==> flow/design.v <==
module rad4_exact(
    input [31:0] x,
    input [10:0] y,
    output [31:0] p
    );
    wire [2:0] sign_factor;
    wire [32:0] PP_2;
    wire [32:0] PP_1;
    wire [32:0] PP_0;
    wire [2:0] tmp1;
    wire [2:0] tmp0;
    assign tmp1 = {y[10],y[10:9]}; 
    assign tmp0 = {y[1:0],1'b0};
    rad4_BE2 PP2_gen(
        .x1(tmp1),
        .y(x),
        .sign_factor(sign_factor[2]),
        .PP(PP_2)
        );
    rad4_BE2 PP1_gen(
        .x1(y[3:1]),
        .y(x),
        .sign_factor(sign_factor[1]),
        .PP(PP_1)
        );
    rad4_BE2 PP0_gen(
        .x1(tmp0),
        .y(x),
        .sign_factor(sign_factor[0]),
        .PP(PP_0)
        );
    PP_add2 Final(
        .sign_factor(sign_factor),
        .PP_2(PP_2),
        .PP_1(PP_1),
        .PP_0(PP_0),
        .p(p)
        );
endmodule
module rad4_BE2(
    input [2:0] x1,
    input [31:0] y,
    output sign_factor,
    output [32:0] PP
    );
    wire one, two, sign;
    code2 encode2_block(
        .one(one),
        .two(two),
        .sign(sign),
        .y2(x1[2]),
        .y1(x1[1]),
        .y0(x1[0])
        );
    wire [32:0] tmp1_pp; 
    assign tmp1_pp = {y[31],y};  
    wire [33:0] out1;
    assign out1[0] = sign;
    genvar i;
    generate
        for ( i = 0; i < 33; i = i+1 )
            begin : pp_rad4_first 
            product2 pp_pr(tmp1_pp[i],out1[i],one,two,sign,PP[i],out1[i+1]);
            end
    endgenerate
    assign sign_factor = sign;
endmodule
module code2(one,two,sign,y2,y1,y0);  
	input y2,y1,y0;                     
	output one,two,sign;                
	wire [1:0]k;                        
	xor x1(one,y0,y1);                  
	xor x2(k[1],y2,y1);                 
	not n1(k[0],one);                   
	and a1(two,k[0],k[1]);              
	assign sign=y2;                     
endmodule   
module product2(x1,x0,one,two,sign,p,i);
	input x1,x0,sign,one,two;
	output p,i;
	wire [1:0] k;
	xor xo1(i,x1,sign);
	and a1(k[1],i,one);
	and a0(k[0],x0,two);
	or o1(p,k[1],k[0]);
endmodule
module sgn_gen2(one,two,sign,sign_factor);
    input sign,one,two;
    output sign_factor;
    wire k;
    or o1(k,one,two);
    and a1(sign_factor,sign,k);
endmodule
module PP_add2(
    input [2:0] sign_factor,
    input [32:0] PP_2,
    input [32:0] PP_1,
    input [32:0] PP_0,
    output [31:0] p
    );
    wire [2:0] E_MSB;
    assign E_MSB[0] = ~ PP_0[32];
    assign E_MSB[1] = ~ PP_1[32];
    assign E_MSB[2] = ~ PP_2[32];
    wire [36:0] sum00_FA;
    wire [36:0] carry00_FA;
    wire [36:0] tmp001_FA;
    wire [36:0] tmp002_FA;
    wire [36:0] tmp003_FA;
    assign tmp001_FA = {E_MSB[0],{3{PP_0[32]}},PP_0};
    assign tmp002_FA = {E_MSB[1],PP_1[32],PP_1,sign_factor[2],sign_factor[0]};
    assign tmp003_FA = {PP_2[26:0],{7{sign_factor[2]}},sign_factor[2],{2{sign_factor[2]}}};
    genvar i001;
    generate
        for (i001 = 0; i001 < 37; i001 = i001 + 1)
            begin : pp_FAd200
            FAd2 pp_FAd2(tmp001_FA[i001],tmp002_FA[i001], tmp003_FA[i001], carry00_FA[i001],sum00_FA[i001]);
            end
    endgenerate
    wire [4:0] sum00_HA;
    wire [4:0] carry00_HA;
    wire [4:0] tmp001_HA;
    wire [4:0] tmp002_HA;
    assign tmp001_HA = {5{1'b1}};
    assign tmp002_HA = {PP_2[31:27]};
    genvar i002;
    generate
        for (i002 = 0; i002 < 5; i002 = i002 + 1)
            begin : pp_HAd200
            HAd2 pp_HAd2(tmp001_HA[i002],tmp002_HA[i002],carry00_HA[i002],sum00_HA[i002]);
            end
    endgenerate
    wire [41:0] tmp_sum;
    wire [41:0] tmp_add1;
    wire [41:0] tmp_add2;
    assign tmp_add1 = {sum00_HA[5:0],sum00_FA};
    assign tmp_add2 = {carry00_HA[4:0],carry00_FA,sign_factor[2]}; 
    assign tmp_sum = tmp_add1 + tmp_add2;
    assign p = tmp_sum[41:10];
endmodule
module FAd2(a,b,c,cy,sm);
	input a,b,c;
	output cy,sm;
	wire x,y,z;
	xor x1(x,a,b);
	xor x2(sm,x,c);
	and a1(y,a,b);
	and a2(z,x,c);
	or o1(cy,y,z);
endmodule 
module HAd2(a,b,cy,sm);
	input a,b;
	output cy,sm;
	xor x1(sm,a,b);
	and a1(cy,a,b);
endmodule 
module rad4_odd(
    input [31:0] x,
    input [10:0] y,
    output [31:0] p
    );
    wire [2:0] sign_factor;
    wire [32:0] PP_2;
    wire [32:0] PP_1;
    wire [32:0] PP_0;
    wire [2:0] tmp;
    assign tmp = {y[6:5],1'b0};
    rad4_BE PP2_gen(
        .x1(y[10:8]),
        .y(x),
        .sign_factor(sign_factor[2]),
        .PP(PP_2)
        );
    rad4_BE PP1_gen(
        .x1(y[4:2]),
        .y(x),
        .sign_factor(sign_factor[1]),
        .PP(PP_1)
        );
    rad4_BE PP0_gen(
        .x1(y[2:0]),
        .y(x),
        .sign_factor(sign_factor[0]),
        .PP(PP_0)
        );
    PP_add Final(
        .sign_factor(sign_factor),
        .PP_2(PP_2),
        .PP_1(PP_1),
        .PP_0(PP_0),
        .p(p)
        );
endmodule
module rad4_BE(
    input [2:0] x1,
    input [31:0] y,
    output sign_factor,
    output [32:0] PP
    );
    wire one, two, sign;
    code encode_block(
        .one(one),
        .two(two),
        .sign(sign),
        .y2(x1[2]),
        .y1(x1[1]),
        .y0(x1[0])
        );
    wire [32:0] tmp1_pp; 
    assign tmp1_pp = {y[31],y};  
    wire [33:0] out1;
    assign out1[0] = sign;
    genvar i;
    generate
        for ( i = 0; i < 33; i = i+1 )
            begin : pp_rad4_first 
            product pp_pr(tmp1_pp[i],out1[i],one,two,sign,PP[i],out1[i+1]);
            end
    endgenerate
    sgn_gen sign_gen(one,two,sign,sign_factor);
endmodule
module code(one,two,sign,y2,y1,y0);  
	input y2,y1,y0;                     
	output one,two,sign;                
	wire [1:0]k;                        
	xor x1(one,y0,y1);                  
	xor x2(k[1],y2,y1);                 
	not n1(k[0],one);                   
	and a1(two,k[0],k[1]);              
	assign sign=y2;                     
endmodule   
module product(x1,x0,one,two,sign,p,i);
	input x1,x0,sign,one,two;
	output p,i;
	wire [1:0] k;
	xor xo1(i,x1,sign);
	and a1(k[1],i,one);
	and a0(k[0],x0,two);
	or o1(p,k[1],k[0]);
endmodule
module sgn_gen(one,two,sign,sign_factor);
    input sign,one,two;
    output sign_factor;
    wire k;
    or o1(k,one,two);
    and a1(sign_factor,sign,k);
endmodule
module PP_add(
    input [2:0] sign_factor,
    input [32:0] PP_2,
    input [32:0] PP_1,
    input [32:0] PP_0,
    output [31:0] p
    );
    wire [2:0] E_MSB;
    assign E_MSB[0] = ~ PP_0[32];
    assign E_MSB[1] = ~ PP_1[32];
    assign E_MSB[2] = ~ PP_2[32];
    wire [36:0] sum00_FA;
    wire [36:0] carry00_FA;
    wire [36:0] tmp001_FA;
    wire [36:0] tmp002_FA;
    wire [36:0] tmp003_FA;
    assign tmp001_FA = {E_MSB[0],{3{PP_0[32]}},PP_0};
    assign tmp002_FA = {E_MSB[1],PP_1[32],PP_1,sign_factor[2],sign_factor[0]};
    assign tmp003_FA = {PP_2[28:0],{5{sign_factor[2]}},sign_factor[2],{2{sign_factor[2]}}};
    genvar i001;
    generate
        for (i001 = 0; i001 < 37; i001 = i001 + 1)
            begin : pp_fad00
            FAd pp_fad(tmp001_FA[i001],tmp002_FA[i001], tmp003_FA[i001], carry00_FA[i001],sum00_FA[i001]);
            end
    endgenerate
    wire [4:0] sum00_HA;
    wire [4:0] carry00_HA;
    wire [4:0] tmp001_HA;
    wire [4:0] tmp002_HA;
    assign tmp001_HA = {5{1'b1}};
    assign tmp002_HA = {PP_2[32],PP_2[32:29]};
    genvar i002;
    generate
        for (i002 = 0; i002 < 5; i002 = i002 + 1)
            begin : pp_had00
            HAd pp_had(tmp001_HA[i002],tmp002_HA[i002],carry00_HA[i002],sum00_HA[i002]);
            end
    endgenerate
    wire [41:0] tmp_sum;
    wire [41:0] tmp_add1;
    wire [41:0] tmp_add2;
    assign tmp_add1 = {sum00_HA[4:0],sum00_FA,1'b0};  
    assign tmp_add2 = {carry00_HA[3:0],carry00_FA,1'b0,1'b0};  
    assign tmp_sum = tmp_add1 + tmp_add2;
    assign p = tmp_sum[41:10];
endmodule
module FAd(a,b,c,cy,sm);
	input a,b,c;
	output cy,sm;
	wire x,y,z;
	xor x1(x,a,b);
	xor x2(sm,x,c);
	and a1(y,a,b);
	and a2(z,x,c);
	or o1(cy,y,z);
endmodule 
module HAd(a,b,cy,sm);
	input a,b;
	output cy,sm;
	xor x1(sm,a,b);
	and a1(cy,a,b);
endmodule 
module rad4_odd_trunc(
    input [31:0] x,
    input [10:0] y,
    output [31:0] p
    );
    wire [2:0] sign_factor;
    wire [32:0] PP_2;
    wire [32:0] PP_1;
    wire [32:0] PP_0;
    wire [2:0] tmp;
    assign tmp = {y[6:5],1'b0};
    rad4_BE5 PP2_gen(
        .x1(y[10:8]),
        .y(x),
        .sign_factor(sign_factor[2]),
        .PP(PP_2)
        );
    rad4_BE5 PP1_gen(
        .x1(y[8:6]),
        .y(x),
        .sign_factor(sign_factor[1]),
        .PP(PP_1)
        );
    rad4_BE5 PP0_gen(
        .x1(tmp),
        .y(x),
        .sign_factor(sign_factor[0]),
        .PP(PP_0)
        );
    PP_add5 Final(
        .sign_factor(sign_factor),
        .PP_2(PP_2),
        .PP_1(PP_1),
        .PP_0(PP_0),
        .p(p)
        );
endmodule
module rad4_BE5(
    input [2:0] x1,
    input [31:0] y,
    output sign_factor,
    output [32:0] PP
    );
    wire one, two, sign;
    code5 encode5_block(
        .one(one),
        .two(two),
        .sign(sign),
        .y2(x1[2]),
        .y1(x1[1]),
        .y0(x1[0])
        );
    wire [32:0] tmp1_pp; 
    assign tmp1_pp = {y[31],y};  
    wire [33:0] out1;
    assign out1[0] = sign;
    genvar i;
    generate
        for ( i = 0; i < 33; i = i+1 )
            begin : pp_rad4_first 
            product5 pp_pr(tmp1_pp[i],out1[i],one,two,sign,PP[i],out1[i+1]);
            end
    endgenerate
    sgn_gen5 sign_gen(one,two,sign,sign_factor);
endmodule
module code5(one,two,sign,y2,y1,y0);  
	input y2,y1,y0;                     
	output one,two,sign;                
	wire [1:0]k;                        
	xor x1(one,y0,y1);                  
	xor x2(k[1],y2,y1);                 
	not n1(k[0],one);                   
	and a1(two,k[0],k[1]);              
	assign sign=y2;                     
endmodule   
module product5(x1,x0,one,two,sign,p,i);
	input x1,x0,sign,one,two;
	output p,i;
	wire [1:0] k;
	xor xo1(i,x1,sign);
	and a1(k[1],i,one);
	and a0(k[0],x0,two);
	or o1(p,k[1],k[0]);
endmodule
module sgn_gen5(one,two,sign,sign_factor);
    input sign,one,two;
    output sign_factor;
    wire k;
    or o1(k,one,two);
    and a1(sign_factor,sign,k);
endmodule
module PP_add5(
    input [2:0] sign_factor,
    input [32:0] PP_2,
    input [32:0] PP_1,
    input [32:0] PP_0,
    output [31:0] p
    );
    wire [34:0] sum00_FA;
    wire [34:0] carry00_FA;
    wire [34:0] tmp001_FA;
    wire [34:0] tmp002_FA;
    wire [34:0] tmp003_FA;
    assign tmp001_FA = {{5{PP_0[32]}},PP_0[32:4],PP_0[2]};
    assign tmp002_FA = {{3{PP_1[32]}},PP_1[32:2],PP_1[0]};
    assign tmp003_FA = {PP_2[32],PP_2,sign_factor[1]};
    genvar i001;
    generate
        for (i001 = 0; i001 < 35; i001 = i001 + 1)
            begin : pp_FAd500
            FAd5 pp_FAd5(tmp001_FA[i001],tmp002_FA[i001], tmp003_FA[i001], carry00_FA[i001],sum00_FA[i001]);
            end
    endgenerate
    wire sum00_HA;
    wire carry00_HA;
    HAd5 pp_HAd500(PP_0[3],PP_1[1],carry00_HA,sum00_HA);
    wire sum10_FA;
    wire carry10_FA;
    FAd5 pp_FAd510(sum00_FA[1],carry00_HA,sign_factor[2],carry10_FA,sum10_FA);
    wire [32:0] sum10_HA;
    wire [32:0] carry10_HA;
    wire [32:0] tmp011_HA;
    wire [32:0] tmp012_HA;
    assign tmp011_HA = {sum00_FA[34:2]};
    assign tmp012_HA = {carry00_FA[33:1]};
    genvar i002;
    generate
        for (i002 = 0; i002 < 33; i002 = i002 + 1)
            begin : pp_HAd510
            HAd5 pp_FAd5(tmp011_HA[i002],tmp012_HA[i002], carry10_HA[i002],sum10_HA[i002]);
            end
    endgenerate
    wire [42:0] tmp_sum;
    wire [42:0] tmp_add1;
    wire [42:0] tmp_add2;
    assign tmp_add1 = {sum10_HA,sum10_FA,sum00_HA,sum00_FA[0],PP_0[1:0],5'b0};
    assign tmp_add2 = {carry10_HA[31:0],carry10_FA,1'b0,carry00_FA[0],2'b0,sign_factor[0],5'b0}; 
    assign tmp_sum = tmp_add1 + tmp_add2;
    assign p = {tmp_sum[41:10]};
endmodule
module FAd5(a,b,c,cy,sm);
	input a,b,c;
	output cy,sm;
	wire x,y,z;
	xor x1(x,a,b);
	xor x2(sm,x,c);
	and a1(y,a,b);
	and a2(z,x,c);
	or o1(cy,y,z);
endmodule 
module HAd5(a,b,cy,sm);
	input a,b;
	output cy,sm;
	xor x1(sm,a,b);
	and a1(cy,a,b);
endmodule 
module rad4_odd_trunc1(
    input [31:0] x,
    input [10:0] y,
    output [31:0] p
    );
    wire [2:0] sign_factor;
    wire [32:0] PP_2;
    wire [32:0] PP_1;
    wire [32:0] PP_0;
    wire [2:0] tmp;
    assign tmp = {y[6:5],1'b0};
    rad4_BE4 PP2_gen(
        .x1(y[10:8]),
        .y(x),
        .sign_factor(sign_factor[2]),
        .PP(PP_2)
        );
    rad4_BE4 PP1_gen(
        .x1(y[8:6]),
        .y(x),
        .sign_factor(sign_factor[1]),
        .PP(PP_1)
        );
    rad4_BE4 PP0_gen(
        .x1(tmp),
        .y(x),
        .sign_factor(sign_factor[0]),
        .PP(PP_0)
        );
    PP_add4 Final(
        .sign_factor(sign_factor),
        .PP_2(PP_2),
        .PP_1(PP_1),
        .PP_0(PP_0),
        .p(p)
        );
endmodule
module rad4_BE4(
    input [2:0] x1,
    input [31:0] y,
    output sign_factor,
    output [32:0] PP
    );
    wire one, two, sign;
    code4 encode4_block(
        .one(one),
        .two(two),
        .sign(sign),
        .y2(x1[2]),
        .y1(x1[1]),
        .y0(x1[0])
        );
    wire [32:0] tmp1_pp; 
    assign tmp1_pp = {y[31],y};  
    wire [33:0] out1;
    assign out1[0] = sign;
    genvar i;
    generate
        for ( i = 0; i < 33; i = i+1 )
            begin : pp_rad4_first 
            product4 pp_pr(tmp1_pp[i],out1[i],one,two,sign,PP[i],out1[i+1]);
            end
    endgenerate
    sgn_gen4 sign_gen(one,two,sign,sign_factor);
endmodule
module code4(one,two,sign,y2,y1,y0);  
	input y2,y1,y0;                     
	output one,two,sign;                
	wire [1:0]k;                        
	xor x1(one,y0,y1);                  
	xor x2(k[1],y2,y1);                 
	not n1(k[0],one);                   
	and a1(two,k[0],k[1]);              
	assign sign=y2;                     
endmodule   
module product4(x1,x0,one,two,sign,p,i);
	input x1,x0,sign,one,two;
	output p,i;
	wire [1:0] k;
	xor xo1(i,x1,sign);
	and a1(k[1],i,one);
	and a0(k[0],x0,two);
	or o1(p,k[1],k[0]);
endmodule
module sgn_gen4(one,two,sign,sign_factor);
    input sign,one,two;
    output sign_factor;
    wire k;
    or o1(k,one,two);
    and a1(sign_factor,sign,k);
endmodule
module PP_add4(
    input [2:0] sign_factor,
    input [32:0] PP_2,
    input [32:0] PP_1,
    input [32:0] PP_0,
    output [31:0] p
    );
    wire [34:0] sum00_FA;
    wire [34:0] carry00_FA;
    wire [34:0] tmp001_FA;
    wire [34:0] tmp002_FA;
    wire [34:0] tmp003_FA;
    assign tmp001_FA = {{5{PP_0[32]}},PP_0[32:4],PP_0[2]};
    assign tmp002_FA = {{3{PP_1[32]}},PP_1[32:2],PP_1[0]};
    assign tmp003_FA = {PP_2[32],PP_2,sign_factor[1]};
    genvar i001;
    generate
        for (i001 = 0; i001 < 35; i001 = i001 + 1)
            begin : pp_FAd400
            FAd4 pp_FAd4(tmp001_FA[i001],tmp002_FA[i001], tmp003_FA[i001], carry00_FA[i001],sum00_FA[i001]);
            end
    endgenerate
    wire sum00_HA;
    wire carry00_HA;
    HAd4 pp_HAd400(PP_0[3],PP_1[1],carry00_HA,sum00_HA);
    wire sum10_FA;
    wire carry10_FA;
    FAd4 pp_FAd410(sum00_FA[1],carry00_HA,sign_factor[2],carry10_FA,sum10_FA);
    wire [32:0] sum10_HA;
    wire [32:0] carry10_HA;
    wire [32:0] tmp011_HA;
    wire [32:0] tmp012_HA;
    assign tmp011_HA = {sum00_FA[34:2]};
    assign tmp012_HA = {carry00_FA[33:1]};
    genvar i002;
    generate
        for (i002 = 0; i002 < 33; i002 = i002 + 1)
            begin : pp_HAd410
            HAd4 pp_FAd4(tmp011_HA[i002],tmp012_HA[i002], carry10_HA[i002],sum10_HA[i002]);
            end
    endgenerate
    wire [42:0] tmp_sum;
    wire [42:0] tmp_add1;
    wire [42:0] tmp_add2;
    assign tmp_add1 = {sum10_HA,sum10_FA,sum00_HA,sum00_FA[0],PP_0[1:0],5'b0};
    assign tmp_add2 = {carry10_HA[31:0],carry10_FA,1'b0,carry00_FA[0],2'b0,sign_factor[0],5'b0}; 
    assign tmp_sum = tmp_add1 + tmp_add2;
    assign p = {tmp_sum[41:10]};
endmodule
module FAd4(a,b,c,cy,sm);
	input a,b,c;
	output cy,sm;
	wire x,y,z;
	xor x1(x,a,b);
	xor x2(sm,x,c);
	and a1(y,a,b);
	and a2(z,x,c);
	or o1(cy,y,z);
endmodule 
module HAd4(a,b,cy,sm);
	input a,b;
	output cy,sm;
	xor x1(sm,a,b);
	and a1(cy,a,b);
endmodule 
module fos_exact_v1(
    input [31:0] x_in,
    input [10:0] a1,
    input clk,
    input reset,
    output [31:0] y_out);
    wire signed [31:0] Data_feedforward;
    wire signed [31:0] Data_feedback;
    wire signed [31:0] sum0;
    reg signed  [31:0] Samples_in1; 
    reg signed  [31:0] Samples_in2; 
    reg signed  [31:0] Samples_out; 
    assign Data_feedforward = {Samples_in2}; 
    assign y_out = Samples_in1 - Data_feedforward - Data_feedback; 
    rad4_odd_trunc mult(Samples_out,a1,Data_feedback);
   always @ (posedge clk) 
   if(reset == 1) begin
         Samples_in1 <= 0; 
         Samples_in2 <= 0; 
         Samples_out <= 0; 
      end 
   else begin 
      Samples_in1 <= x_in; 
      Samples_in2 <= Samples_in1; 
      Samples_out <= y_out; 
   end 
endmodule
module fos_exact_v2(
    input [31:0] x_in,
    input [10:0] a1,
    input clk,
    input reset,
    output [31:0] y_out);
    wire signed [31:0] Data_feedforward;
    wire signed [31:0] Data_feedback;
    wire signed [31:0] sum0;
    reg signed  [31:0] Samples_in1; 
    reg signed  [31:0] Samples_in2; 
    reg signed  [31:0] Samples_out; 
    assign Data_feedforward = {Samples_in2}; 
    assign y_out = Samples_in1 - Data_feedforward - Data_feedback; 
    rad4_exact mult(Samples_out,a1,Data_feedback);
   always @ (posedge clk) 
   if(reset == 1) begin
         Samples_in1 <= 0; 
         Samples_in2 <= 0; 
         Samples_out <= 0; 
      end 
   else begin 
      Samples_in1 <= x_in; 
      Samples_in2 <= Samples_in1; 
      Samples_out <= y_out; 
   end 
endmodule
module fos_exact_v3(
    input [31:0] x_in,
    input [10:0] a1,
    input [10:0] b1,
    input clk,
    input reset,
    output [31:0] y_out);
    wire signed [31:0] Data_feedforward;
    wire signed [31:0] Data_feedback;
    wire signed [31:0] sum0;
    reg signed  [31:0] Samples_in1; 
    reg signed  [31:0] Samples_in2; 
    reg signed  [31:0] Samples_out; 
    assign y_out = Samples_in1 + Data_feedforward - Data_feedback; 
    rad4_odd_trunc1 mult(Samples_out,a1,Data_feedback);
    rad4_odd_trunc1 mult1(Samples_in2,b1,Data_feedforward);                     
   always @ (posedge clk) 
   if(reset == 1) begin
         Samples_in1 <= 0; 
         Samples_in2 <= 0; 
         Samples_out <= 0; 
      end 
   else begin 
      Samples_in1 <= x_in; 
      Samples_in2 <= Samples_in1; 
      Samples_out <= y_out; 
   end 
endmodule
module fos_exact_v4(
    input [31:0] x_in,
    input [10:0] a1,
    input clk,
    input reset,
    output [31:0] y_out);
    wire signed [31:0] Data_feedforward;
    wire signed [31:0] Data_feedback;
    wire signed [31:0] sum0;
    reg signed  [31:0] Samples_in1; 
    reg signed  [31:0] Samples_in2; 
    reg signed  [31:0] Samples_out; 
    assign y_out = Samples_in1 - Data_feedback; 
    rad4_odd mult(Samples_out,a1,Data_feedback);
   always @ (posedge clk) 
   if(reset == 1) begin
         Samples_in1 <= 0; 
         Samples_in2 <= 0; 
         Samples_out <= 0; 
      end 
   else begin 
      Samples_in1 <= x_in; 
      Samples_in2 <= Samples_in1; 
      Samples_out <= y_out; 
   end 
endmodule
`timescale 1ns / 10ps
module a_filter_approx(
    input [31:0] x_in,
    input clk,
    input [5:0] reset,
    output [31:0] y_out);
    wire [10:0] a1_1;
    wire [10:0] a1_2;
    wire [10:0] a1_3;
    wire [10:0] a1_4;
    wire [10:0] b1;
    assign a1_1 = -11'sd192;
    assign a1_2 = -11'sd1021;
    assign a1_3 = -11'sd928;
    assign a1_4 = -11'sd1010;
    assign b1 = 11'sd307;
    wire [31:0] y_1;
    wire [31:0] y_2;
    wire [31:0] y_3;
    wire [31:0] y_4;
    wire [31:0] y_5;
    fos_exact_v4 first_stage(x_in,a1_4,clk,reset[0],y_1);
    fos_exact_v3 second_stage(y_1,a1_3,b1,clk,reset[1],y_2);
    fos_exact_v2 third_stage(y_2,a1_2,clk,reset[2],y_3);
    fos_exact_v2 fourth_stage(y_3,a1_2,clk,reset[3],y_4);
    fos_exact_v1 fifth_stage(y_4,a1_1,clk,reset[4],y_5);
    fos_exact_v1 sixth_stage(y_5,a1_1,clk,reset[5],y_out);
endmodule
; ---- From RTL to reports: a_filter_approx
; What the tools print for a_filter_approx, step after step.
; Line numbers count from 1 in the design file above.
; Operators carry their Yosys type and port widths (W data, S select, Z words).
; Not given: -
[setup]
top = a_filter_approx
clock = clk
cell_library = sky130hd
pvt_corner = tt_025C_1v80

; ---- Elaborated design
; Source: Yosys, flattened and elaborated, memories not mapped. Widths are those after wreduce; folded enables and synchronous resets count as part of the registers. Registers that Yosys merges into a memory's read port (data or address) are not register bits. Print and check cells do not count. Equal cells are merged and count once.
[bits]
out_inout_bits = 32
word_cells = 1416
reg_bits = 544
input_bits = 39
[op_classes]
n_addsub = 18
logic = 1381
[ops]
columns = op, count
row1 = $xor A1 B1 Y1, 492
row2 = $and A1 B1 Y1, 484
row3 = $sub A32 B32 Y32, 8
row4 = $not A1 Y1, 250
row5 = $add A42 B42 Y42, 5
row6 = $or A1 B1 Y1, 155
row7 = $add A40 B40 Y41, 2
row8 = $sub A32 B31 Y32, 2
row9 = $add A32 B32 Y32, 1

; ---- Logic depth
; Yosys ltp: most cells in a row. Word level: on the elaborated netlist, between registers, memories and ports. Mapped: between sequential cells and ports; inverters and the memories' decode and read muxes count.
[logic_depth]
ltp_word = 8
abc_area = 1
ltp_mapped = 32
depth_no_buf = 32

; ---- Mapped cells and area
; Yosys stat after the flow's synthesis: flattened, memories mapped to cells. It holds for the ABC_AREA given above (unset counts as 0); a run with the other value may have another netlist.
; The area totals of this step are shown rounded.
[synth_totals]
flip_flops = 544
synth_area_um2 = 50600
buf_cells = 62
stdcells = 6994
seq_area_um2 = 10900
[types]
columns = cell_type, count, area_total_um2
row1 = sky130_fd_sc_hd__dfxtp_1, 544, 1.09E+04
row2 = sky130_fd_sc_hd__ha_1, 650, 8132.8
row3 = sky130_fd_sc_hd__fa_1, 287, 5745.51
row4 = sky130_fd_sc_hd__inv_1, 1507, 5.66E+03
row5 = sky130_fd_sc_hd__nor2_1, 1046, 3.93E+03
row6 = sky130_fd_sc_hd__nand2_1, 990, 3.72E+03
row7 = sky130_fd_sc_hd__a21oi_1, 479, 2.4E+03
row8 = sky130_fd_sc_hd__xor2_1, 221, 1.94E+03
row9 = sky130_fd_sc_hd__xnor2_1, 161, 1.41E+03
row10 = sky130_fd_sc_hd__o21ai_0, 235, 1.18E+03
row11 = sky130_fd_sc_hd__nand3_1, 185, 925.888
row12 = sky130_fd_sc_hd__a21o_1, 65, 487.968
row13 = sky130_fd_sc_hd__o21bai_1, 57, 427.91
row14 = sky130_fd_sc_hd__a31oi_1, 54, 337.824
row15 = sky130_fd_sc_hd__nand4_1, 54, 337.824
row16 = sky130_fd_sc_hd__nor3_1, 64, 320.307
row17 = sky130_fd_sc_hd__nand2_2, 42, 262.752
row18 = sky130_fd_sc_hd__clkbuf_1, 56, 210.202
; Other cell types: 42; their cells: 297.

; ---- Path before layout
; Path of least setup slack by OpenSTA after synthesis, without wires, with an ideal clock, recovery checks aside; 20% of the period is set as input and as output delay. Where synthesis merged equal registers, the netlist keeps one of their names.
[synth_path]
path_kind = flip-flop to output port
from = register sixth_stage.Samples_out[16]
to = output y_out[29]
required_time_ns = 8.000
slack_ns = 3.833
clock_period_ns = 10.0
launch_ns = 0.000
delay_ns = 4.167
n_path_buf = 0
output_delay_ns = 2.000
stages = 25
arrival_time_ns = 4.167
period_less_setup_slack_ns = 6.167
; "delay_ns" = arrival - input delay + setup time.
; A path that ends at an output port has no setup time.
; "stages": output pins that drive a net of the path, with the launching flip-flop's if there is one; two outputs of one cell count as two.
; "period_less_setup_slack_ns" is the clock period less the worst setup slack; recovery checks do not enter. This is arithmetic on one report: input and output delays are still those of the set period (20% each).
; The rows between start and end are the longest chain of elaborated cells between them; the timing report does not say that the signal goes this way. Where chains are equally long, one stands for them.
; Each line given opens the expression or statement behind the cell; cells for indexed reads and writes are added by Yosys, which also makes memories of some case tables.
[synth_between]
cell_sequence = sky130_fd_sc_hd__dfxtp_1 > sky130_fd_sc_hd__inv_1 > sky130_fd_sc_hd__ha_1 > sky130_fd_sc_hd__ha_1 > sky130_fd_sc_hd__ha_1 > sky130_fd_sc_hd__a21oi_1 > sky130_fd_sc_hd__inv_1 > sky130_fd_sc_hd__a31oi_1 > sky130_fd_sc_hd__o21ai_1 > sky130_fd_sc_hd__or2_1 > sky130_fd_sc_hd__a21oi_2 > sky130_fd_sc_hd__o21ai_1 > sky130_fd_sc_hd__xor2_1 > sky130_fd_sc_hd__fa_1 > sky130_fd_sc_hd__inv_1 > sky130_fd_sc_hd__ha_1 > sky130_fd_sc_hd__nand2_1 > sky130_fd_sc_hd__nor2_1 > sky130_fd_sc_hd__inv_1 > sky130_fd_sc_hd__o21ai_0 > sky130_fd_sc_hd__a21oi_1 > sky130_fd_sc_hd__nand2_1 > sky130_fd_sc_hd__a21oi_1 > sky130_fd_sc_hd__xor2_1 > sky130_fd_sc_hd__inv_1
elab_chain_len = 5
cells_between = 13
lines_between = 6
classes_between = add/sub (2); logic (11)
[synth_lines]
columns = item, line
row1 = from (decl), 634  ; reg signed  [31:0] Samples_out;
row2 = from (assign), 642  ; Samples_out <= 0;
row3 = from (assign), 647  ; Samples_out <= y_out;
row4 = $not A1 Y1, -
row5 = $xor A1 B1 Y1, 455  ; xor x1(x,a,b);
row6 = $xor A1 B1 Y1, 464  ; xor x1(sm,a,b);
row7 = $add A40 B40 Y41, 448  ; assign tmp_sum = tmp_add1 + tmp_add2;
row8 = $sub A32 B31 Y32, 636  ; assign y_out = Samples_in1 - Data_feedforward - Data_feedback;
row9 = to (decl), 736  ; output [31:0] y_out);

; ---- Timing after layout
; Path of least setup slack in the final report of entry A (OpenROAD, finished layout, wires in). Where an end is a register, its clock arrival counts in the times.
[layout_path]
path_kind = flip-flop to output port
from = register sixth_stage.Samples_out[5]
to = output y_out[31]
n_path_buf = 1
arrival_time_ns = 6.85
launch_ns = 0.70
output_delay_ns = 2.00
slack_ns = 1.15
stages = 27
clock_period_ns = 10.0
required_time_ns = 8.00
; The rows between start and end are the longest chain of elaborated cells between them; the timing report does not say that the signal goes this way. Where chains are equally long, one stands for them.
[layout_between]
cell_sequence = sky130_fd_sc_hd__dfxtp_1 > sky130_fd_sc_hd__inv_1 > sky130_fd_sc_hd__ha_1 > sky130_fd_sc_hd__ha_1 > sky130_fd_sc_hd__ha_1 > sky130_fd_sc_hd__a21oi_1 > sky130_fd_sc_hd__o21ai_1 > sky130_fd_sc_hd__a21oi_1 > sky130_fd_sc_hd__o21bai_1 > sky130_fd_sc_hd__nand3_1 > sky130_fd_sc_hd__nand3_1 > sky130_fd_sc_hd__a21oi_1 > sky130_fd_sc_hd__xor2_1 > sky130_fd_sc_hd__fa_1 > sky130_fd_sc_hd__ha_1 > sky130_fd_sc_hd__inv_1 > sky130_fd_sc_hd__o21ai_0 > sky130_fd_sc_hd__a21oi_1 > sky130_fd_sc_hd__nor2_1 > sky130_fd_sc_hd__nor3_1 > sky130_fd_sc_hd__o21ai_0 > sky130_fd_sc_hd__a21oi_1 > sky130_fd_sc_hd__inv_1 > sky130_fd_sc_hd__nand2_1 > sky130_fd_sc_hd__nand2_1 > sky130_fd_sc_hd__inv_1 > sky130_fd_sc_hd__clkdlybuf4s50_1
elab_chain_len = 5
cells_between = 13
lines_between = 6
classes_between = add/sub (2); logic (11)
[layout_lines]
columns = item, line
row1 = from (decl), 634  ; reg signed  [31:0] Samples_out;
row2 = from (assign), 642  ; Samples_out <= 0;
row3 = from (assign), 647  ; Samples_out <= y_out;
row4 = $not A1 Y1, -
row5 = $xor A1 B1 Y1, 455  ; xor x1(x,a,b);
row6 = $xor A1 B1 Y1, 464  ; xor x1(sm,a,b);
row7 = $add A40 B40 Y41, 448  ; assign tmp_sum = tmp_add1 + tmp_add2;
row8 = $sub A32 B31 Y32, 636  ; assign y_out = Samples_in1 - Data_feedforward - Data_feedback;
row9 = to (decl), 736  ; output [31:0] y_out);

Subject: a_filter_approx on sky130hd, stored results

Hello all,

Top module a_filter_approx; platform sky130hd; tools Yosys and OpenROAD; 2 stored runs in no particular order. Input and output delays are each 20% of the period that was set; the output load is 0.01 pF.
"achievedPeriod_ns" is the run's clock period less its worst setup slack. It is reckoned from that one timing run; input and output delays stay at 20% of the period that was set.
"worst_path_allowed_less_slack_ns" is the time allowed to the run's worst setup path (the clock period less input and output delay, where it has them) less its slack. Clock arrival times count: a late capture clock shortens it, a late launch clock lengthens it.
The results are shown rounded.

# entry A
==> flow/run.sh <==
#!/bin/bash
# the make line also repeats the synthesis and layout settings of config.mk as NAME=value (left out here)
make -C /OpenROAD-flow-scripts/flow DESIGN_CONFIG=/design/flow/config.mk WORK_HOME=/design/flow/orfs CLKGATE_MAP_FILE= finish
==> flow/config.mk <==
export PLATFORM = sky130hd
export DESIGN_NAME = a_filter_approx
export DESIGN_NICKNAME = a_filter_approx
export VERILOG_FILES = /design/flow/design.v
export SDC_FILE = /design/flow/constraint.sdc
export NUM_CORES = 4
export LEC_CHECK = 0
export ABC_AREA = 1
export CAP_MARGIN = 20
export CELL_PAD_IN_SITES_DETAIL_PLACEMENT = 1
export CELL_PAD_IN_SITES_GLOBAL_PLACEMENT = 3
export CORE_MARGIN = 4
export CORE_UTILIZATION = 22
export CTS_CLUSTER_DIAMETER = 146
export CTS_CLUSTER_SIZE = 76
export GPL_TIMING_DRIVEN = 0
export MIN_ROUTING_LAYER = met2
export SLEW_MARGIN = 0
==> flow/constraint.sdc <==
create_clock -name core_clock -period 10.0 [get_ports {clk}]
set_input_delay 2.0000 -clock core_clock [delete_from_list [all_inputs] [get_ports {clk}]]
set_output_delay 2.0000 -clock core_clock [all_outputs]
set_load 0.01 [all_outputs]

==> entry A: results <==
util_pct=24.5
final_cell_area_um2=55900
fin_hold_ws_ns=0.366
worst_path_allowed_less_slack_ns=6.85
worst_path_kind="flip-flop to output port"
die_um2=238000
ws_setup_ns=1.15
tns_ns=0.000
yosys.chip_area_um2=50600
achievedPeriod_ns=8.854

# entry B
==> flow/run.sh <==
#!/bin/bash
# the make line also repeats the synthesis and layout settings of config.mk as NAME=value (left out here)
make -C /OpenROAD-flow-scripts/flow DESIGN_CONFIG=/design/flow/config.mk WORK_HOME=/design/flow/orfs CLKGATE_MAP_FILE= finish
==> flow/config.mk <==
export PLATFORM = sky130hd
export DESIGN_NAME = a_filter_approx
export DESIGN_NICKNAME = a_filter_approx
export VERILOG_FILES = /design/flow/design.v
export SDC_FILE = /design/flow/constraint.sdc
export NUM_CORES = 4
export LEC_CHECK = 0
export ABC_AREA = 0
export CAP_MARGIN = 25
export CELL_PAD_IN_SITES_DETAIL_PLACEMENT = 1
export CORE_ASPECT_RATIO = 0.72
export CORE_MARGIN = 2
export CORE_UTILIZATION = 40
export CTS_CLUSTER_DIAMETER = 386
export GPL_ROUTABILITY_DRIVEN = 1
export GPL_TIMING_DRIVEN = 0
export HOLD_SLACK_MARGIN = 0.22
export MIN_ROUTING_LAYER = met1
export PLACE_DENSITY_LB_ADDON = 0.1
export SETUP_SLACK_MARGIN = 3.09
export SLEW_MARGIN = 20
export TNS_END_PERCENT = 65
==> flow/constraint.sdc <==
create_clock -name core_clock -period 14.5 [get_ports {clk}]
set_input_delay 2.9000 -clock core_clock [delete_from_list [all_inputs] [get_ports {clk}]]
set_output_delay 2.9000 -clock core_clock [all_outputs]
set_load 0.01 [all_outputs]

==> entry B: results <==
util_pct=44.8
final_cell_area_um2=48400
fin_hold_ws_ns=0.448
worst_path_allowed_less_slack_ns=7.30
worst_path_kind="flip-flop to output port"
die_um2=112000
ws_setup_ns=4.30
tns_ns=0.000
yosys.chip_area_um2=43800
achievedPeriod_ns=10.197

Thanks
